==> flow/design.v <==
module mult32x32_fast_arith (
    input logic clk,              
    input logic reset,            
    input logic [31:0] a,         
    input logic [31:0] b,         
    input logic [1:0] a_sel,      
    input logic b_sel,            
    input logic [2:0] shift_sel,  
    input logic upd_prod,         
    input logic clr_prod,         
    output logic a_msb_is_0,      
    output logic b_msw_is_0,      
    output logic [63:0] product   
);
    logic [7:0] a_out;
    logic [15:0] b_out;
    logic [24:0] multi_out;
    logic [63:0] shift_out;
    logic [63:0] adder_out;
    logic [63:0] ff_out;
    assign a_msb_is_0 = ~|a[31:24];  
    assign b_msw_is_0 = ~|b[31:16];  
    always_comb begin
        case (a_sel)
            2'd0: a_out = a[7:0];
            2'd1: a_out = a[15:8];
            2'd2: a_out = a[23:16];
            2'd3: a_out = a[31:24];
            default: a_out = 8'd0;
        endcase
    end
    always_comb begin
        case (b_sel)
            1'b0: b_out = b[15:0];
            1'b1: b_out = b[31:16];
            default: b_out = 16'd0;
        endcase
    end
    always_comb begin
        multi_out = b_out * a_out;
    end
    always_comb begin
        case (shift_sel)
            3'd0: shift_out = multi_out << 0;
            3'd1: shift_out = multi_out << 8;
            3'd2: shift_out = multi_out << 16;
            3'd3: shift_out = multi_out << 24;
            3'd4: shift_out = multi_out << 32;
            3'd5: shift_out = multi_out << 40;
            default: shift_out = 64'd0;
        endcase
    end
    always_comb begin
        adder_out = shift_out + ff_out;
    end
    always_ff @(posedge clk or posedge reset) begin
        if (reset) begin
            ff_out <= '0;
        end else begin
            if (clr_prod) begin
                ff_out <= '0;
            end else if (upd_prod) begin
                ff_out <= adder_out;
            end 
        end 
    end
   assign product = ff_out;
endmodule
module mult32x32_fast_fsm (
    input logic clk,               
    input logic reset,             
    input logic start,             
    input logic a_msb_is_0,        
    input logic b_msw_is_0,        
    output logic busy,             
    output logic [1:0] a_sel,      
    output logic b_sel,            
    output logic [2:0] shift_sel,  
    output logic upd_prod,         
    output logic clr_prod          
);
    typedef enum {
        idle_st,
        a0_b0_st,
        a1_b0_st,
        a2_b0_st,
        a3_b0_st,
        a0_b1_st,
        a1_b1_st,
        a2_b1_st,
        a3_b1_st
      } sm_type;
    sm_type current_state;
    sm_type next_state;
    always_ff @(posedge clk, posedge reset) begin
        if (reset == 1'b1) begin
            current_state <= idle_st;
        end
        else begin
            current_state <= next_state;
        end
    end
    always_comb begin
        next_state = current_state;
        busy = 1'b1;
        a_sel = 2'b00;
        b_sel = 1'b0;
        shift_sel = 3'b000;  
        upd_prod = 1'b1;
        clr_prod = 1'b0;
        case (current_state)
            idle_st: begin
                busy = 1'b0;
                if (start == 1'b1) begin
                    next_state = a0_b0_st;
                    upd_prod = 1'b0;
                    clr_prod = 1'b1;
                end
                else begin
                    upd_prod = 1'b0;
                    clr_prod = 1'b0;
                end
            end
            a0_b0_st: begin
                next_state = a1_b0_st;
                shift_sel = 3'b000;  
            end
            a1_b0_st: begin
                next_state = a2_b0_st;
                a_sel = 2'b01;
                shift_sel = 3'b001;  
            end
            a2_b0_st: begin
                a_sel = 2'b10;
                shift_sel = 3'b010;  
                if (a_msb_is_0 == 1'b1) begin
                    if (b_msw_is_0 == 1'b1) begin
                        next_state = idle_st;
                    end
                    else begin
                        next_state = a0_b1_st;
                    end
                end
                else begin
                    next_state = a3_b0_st;
                end
            end
            a3_b0_st: begin
                a_sel = 2'b11;
                shift_sel = 3'b011;  
                if (b_msw_is_0 == 1'b1) begin
                    next_state = idle_st;
                end
                else begin
                    next_state = a0_b1_st;
                end
            end
            a0_b1_st: begin
                next_state = a1_b1_st;
                a_sel = 2'b00;
                b_sel = 1'b1;
                shift_sel = 3'b010;  
            end
            a1_b1_st: begin
                next_state = a2_b1_st;
                a_sel = 2'b01;
                b_sel = 1'b1;
                shift_sel = 3'b011;  
            end
            a2_b1_st: begin
                a_sel = 2'b10;
                b_sel = 1'b1;
                shift_sel = 3'b100;  
                if (a_msb_is_0 == 1'b1) begin
                    next_state = idle_st;
                end
                else begin
                    next_state = a3_b1_st;
                end
            end
            a3_b1_st: begin
                a_sel = 2'b11;
                b_sel = 1'b1;
                shift_sel = 3'b101;  
                busy = 1'b1;
                if (start == 0) begin
                    next_state = idle_st;
                end
                else begin
                    next_state = a0_b0_st;
                    upd_prod = 1'b0;
                    clr_prod = 1'b1;
                end
            end
        endcase
    end
endmodule
module mult32x32_fast (
    input logic clk,             
    input logic reset,           
    input logic start,           
    input logic [31:0] a,        
    input logic [31:0] b,        
    output logic busy,           
    output logic [63:0] product  
);
    logic [1:0] a_sel;
    logic b_sel;
    logic [2:0] shift_sel;
    logic upd_prod;
    logic clr_prod;
    logic a_msb_is_0;
    logic b_msw_is_0;
    mult32x32_fast_fsm f_fsm_m(
        .clk(clk),
        .reset(reset),
        .start(start),
        .busy(busy),
        .a_sel(a_sel),
        .b_sel(b_sel),
        .shift_sel(shift_sel),
        .upd_prod(upd_prod),
        .clr_prod(clr_prod),
        .a_msb_is_0(a_msb_is_0),
        .b_msw_is_0(b_msw_is_0)
    );
    mult32x32_fast_arith f_arith_m(
        .clk(clk),
        .reset(reset),
        .a(a),
        .b(b),
        .a_sel(a_sel),
        .b_sel(b_sel),
        .shift_sel(shift_sel),
        .upd_prod(upd_prod),
        .clr_prod(clr_prod),
        .a_msb_is_0(a_msb_is_0),
        .b_msw_is_0(b_msw_is_0),
        .product(product)
    );
endmodule
# Step by step through the tools: mult32x32_fast
# Tool output for the design above, in the order of the flow.
# Lines are those of the file above, counted from 1.
# Library cell names are shortened.
# The mark -- stands for no value.
# design
design	mult32x32_fast
clock	clk
library	sky130hd
corner	tt_025C_1v80

# After elaboration
# Counts by Yosys on the flattened word-level netlist (proc, flatten, opt, wreduce; memories kept). Register bits leave out memories and registers merged into their read ports (data or address). Print and check cells are left out.
# word_totals
ff_bits	96
inputBits	67
output_inout_bits	65
word_cells	56
# classes
add_sub_neg	1
multipliers	1
n_eq	17
n_mux	19
bitwise	1
n_reduce_logical	15
# ops
op	n
64-bit case mux with 6-bit select	1
32-bit case mux with 9-bit select	1
16-bit by 8-bit multiplier with 24-bit output	1
32-bit by 3-bit equality test with 1-bit output (second input constant)	4
64-bit 2-to-1 mux	2
32-bit by 2-bit equality test with 1-bit output (second input constant)	2
64-bit adder	1
32-bit 2-to-1 mux	2
32-bit by 1-bit equality test with 1-bit output (second input constant)	1
32-bit by 4-bit equality test with 1-bit output (second input constant)	1
32-bit zero test	1
16-bit case mux with 2-bit select	1
8-bit case mux with 4-bit select	1
16-bit OR reduction	1
3-bit case mux with 5-bit select	1
2-bit OR reduction	6
9-bit nonzero test	1
8-bit OR reduction	1
3-bit by 2-bit equality test with 1-bit output (second input constant)	2
3-bit equality test (second input constant)	2
2-bit case mux with 3-bit select	1
1-bit 2-to-1 mux	6
2-bit equality test (second input constant)	2
4-bit OR reduction	1
4-bit 2-to-1 mux	1
3-bit by 1-bit equality test with 1-bit output (second input constant)	1
3-bit zero test	1
3-bit 2-to-1 mux	1
# Other operator kinds: 7; their cells: 7.

# Logic depth
# Longest topological path by Yosys (ltp), each cell counted once; first at word level (registers and memories cut), then after technology mapping (sequential cells cut; the memories' decode and read muxes count).
# logic_depth
word_depth	10
abc_area	0
mapped_depth	39
depth_no_buf	35

# Synthesis result
# Yosys stat after the flow's synthesis: flattened, memories mapped to cells. It holds for the ABC_AREA given above (unset counts as 0); a run with the other value may have another netlist.
# Totals and module areas in this step are rounded.
# mapped
mapped_cells	1421
yosys_area_um2	11400
seqArea_um2	1830
ff_cells	73
n_buf	60
# types
type	n	area_total_um2
dfrtp_1	72	1.8E+03
fa_1	85	1.7E+03
ha_1	107	1.34E+03
nor2_1	195	731.952
nand2_1	143	536.765
a21oi_1	99	495.475
inv_1	121	454.186
a22o_1	48	420.403
xnor2_1	41	359.094
xor2_1	37	324.061
o21ai_0	58	290.278
a21o_1	37	277.766
mux2i_1	20	200.192
clkbuf_1	41	153.898
or2_2	20	125.12
o21bai_1	16	120.115
o22ai_1	18	112.608
nand3_1	22	110.106
# Not listed: further types 62, cells in them 241.
# The figures by module come from a second, unflattened synthesis with its own total; it is not the netlist above.
# hier_totals
hier_cells	1499
area_unflattened_um2	11700
# Rows give one instance, submodules left out.
# by_module
module	instances	n_cells	area_um2	mod_seq_area_um2
mult32x32_fast_arith	1	1471	11400	1600
mult32x32_fast_fsm	1	28	340	226
mult32x32_fast	1	0	0.0	0.0

# Worst setup path after synthesis
# Path of least setup slack by OpenSTA after synthesis, without wires, with an ideal clock, recovery checks aside; 20% of the period is set as input and as output delay. Where synthesis merged equal registers, the netlist keeps one of their names.
# synth_timing
path_type	input -> register
startpoint	in a[23]
endpoint	reg f_arith_m.ff_out[61]
period_ps	9500
input_delay_ps	1900
setup_ps	121
t_first_pin_ps	1900
t_arrival_ps	9271
t_required_ps	9379
slack_ps	108
delay_ps	7492
driving_pins	33
n_path_buf	1
synth_period_reached_ps	9392
# "delay_ps" = arrival - input delay + setup time.
# "driving_pins" counts driving pins, that of a launching flip-flop among them; a cell with two outputs on the path counts twice.
# "synth_period_reached_ps" is the clock period less the worst setup slack; recovery checks do not enter. This is arithmetic on one report: input and output delays are still those of the set period (20% each).
# The rows between start and end are the longest chain of elaborated cells between them; the timing report does not say that the signal goes this way. Where chains are equally long, one stands for them.
# Each line given opens the expression or statement behind the cell; cells for indexed reads and writes are added by Yosys, which also makes memories of some case tables.
# At most two assigning lines are given for a register; there are more.
# synth_between
path_cell_list	nand2_1 -> nand2_1 -> o21ai_1 -> clkbuf_1 -> nor2_1 -> fa_1 -> fa_1 -> fa_1 -> inv_1 -> fa_1 -> inv_1 -> ha_1 -> a21oi_1 -> o21ai_1 -> a221oi_1 -> o31ai_1 -> a21oi_1 -> or4_1 -> o211a_1 -> nand2_1 -> o211ai_1 -> and3_1 -> ha_1 -> nand2_1 -> or4_4 -> o21bai_1 -> o22ai_2 -> o31ai_1 -> nand2_2 -> a31oi_4 -> o41ai_2 -> xor2_1 -> a22o_1
elab_chain_cells	6
cells_between	6
lines_between	6
cone_classes	add/sub (1); mul (1); mux (4)
# synth_lines
item	line_no	rtl
from (decl)	202	input logic [31:0] a,
8-bit case mux with 4-bit select	24	case (a_sel)
16-bit by 8-bit multiplier with 24-bit output	40	multi_out = b_out * a_out;
64-bit case mux with 6-bit select	43	case (shift_sel)
64-bit adder	54	adder_out = shift_out + ff_out;
64-bit 2-to-1 mux	62	end else if (upd_prod) begin
64-bit 2-to-1 mux	60	if (clr_prod) begin
to (assign)	61	ff_out <= '0;
to (assign)	63	ff_out <= adder_out;
to (decl)	20	logic [63:0] ff_out;

# Worst path after layout
# From the final timing report of run 1: the path of least setup slack in the routed layout; clock arrival at registers is part of the times.
# The path's times are printed in steps of 10 ps; the period is the one set.
# layout_timing
path_type	input -> register
startpoint	in a[28]
endpoint	reg f_arith_m.ff_out[47]
period_ps	8200
input_delay_ps	1640
setup_ps	110
t_first_pin_ps	1640
t_arrival_ps	9180
t_required_ps	8440
slack_ps	-740
driving_pins	38
n_path_buf	7
# The rows between start and end are the longest chain of elaborated cells between them; the timing report does not say that the signal goes this way. Where chains are equally long, one stands for them.
# At most two assigning lines are given for a register; there are more.
# layout_between
path_cell_list	buf_2 -> nand2_2 -> nand2_2 -> o21ai_4 -> buf_4 -> nor2_1 -> fa_2 -> fa_1 -> fa_1 -> inv_2 -> fa_1 -> inv_2 -> ha_4 -> nand4_1 -> nor3b_2 -> a221oi_2 -> o31ai_2 -> buf_4 -> [2 not listed] -> a22oi_2 -> xor2_4 -> o21ai_2 -> o22ai_2 -> ha_1 -> buf_8 -> nand4_4 -> or4_4 -> o21bai_4 -> o22ai_4 -> buf_6 -> buf_6 -> buf_6 -> nor3_2 -> or2_4 -> o21ai_2 -> xor2_1 -> a22o_1
elab_chain_cells	6
cells_between	6
lines_between	6
cone_classes	add/sub (1); mul (1); mux (4)
# layout_lines
item	line_no	rtl
from (decl)	202	input logic [31:0] a,
8-bit case mux with 4-bit select	24	case (a_sel)
16-bit by 8-bit multiplier with 24-bit output	40	multi_out = b_out * a_out;
64-bit case mux with 6-bit select	43	case (shift_sel)
64-bit adder	54	adder_out = shift_out + ff_out;
64-bit 2-to-1 mux	62	end else if (upd_prod) begin
64-bit 2-to-1 mux	60	if (clr_prod) begin
to (assign)	61	ff_out <= '0;
to (assign)	63	ff_out <= adder_out;
to (decl)	20	logic [63:0] ff_out;

# mult32x32_fast through Yosys and OpenROAD on sky130hd: 4 stored runs, unordered, with their settings and measured results. The constraints put input and output delay at 20% of the set period each and load the outputs with 0.01 pF.
# "clock_period_reached_ps" means the clock period less the worst setup slack. The figure is calculated, with input and output delays left at 20% of the set period.
# "timing.worst_path_ps" is the time allowed to the run's worst setup path (the clock period less input and output delay, where it has them) less its slack. Clock arrival times count: a late capture clock shortens it, a late launch clock lengthens it.
# "timing.worst_path_ps" is known to 10 ps.
# The results are shown rounded.
# Among the settings, -- means not set for that run.
run name	ABC_AREA	CAP_MARGIN	CELL_PAD_IN_SITES_GLOBAL_PLACEMENT	CORE_ASPECT_RATIO	CORE_MARGIN	CORE_UTILIZATION	CTS_CLUSTER_SIZE	GPL_ROUTABILITY_DRIVEN	GPL_TIMING_DRIVEN	HOLD_SLACK_MARGIN	MAX_ROUTING_LAYER	SETUP_SLACK_MARGIN	period_ns	SLEW_MARGIN	synth_area_um2	die_area_um2	final_stdcell_area_um2	setup_ws_ps	final_setup_tns_ps	clock_period_reached_ps	timing.worst_path_ps	worstPathKind
run 1	0	35	1	1.05	3	29	92	1	0	0.14	met4	1.34	8.2	20	11400	41800	17600	-736	-15900	8936	7300	input -> register
run 2	1	35	1	1.05	3	29	92	0	0	--	met4	1.34	8.2	20	13000	47300	21900	594	0	7606	5970	input -> register
run 3	1	35	1	1.05	3	29	34	0	--	--	met4	--	8.2	20	13000	47300	20300	202	0	7998	6360	input -> register
run 4	--	20	--	--	2	40	--	--	--	--	--	--	14.5	20	11400	29900	13400	2800	0	11700	8800	input -> register
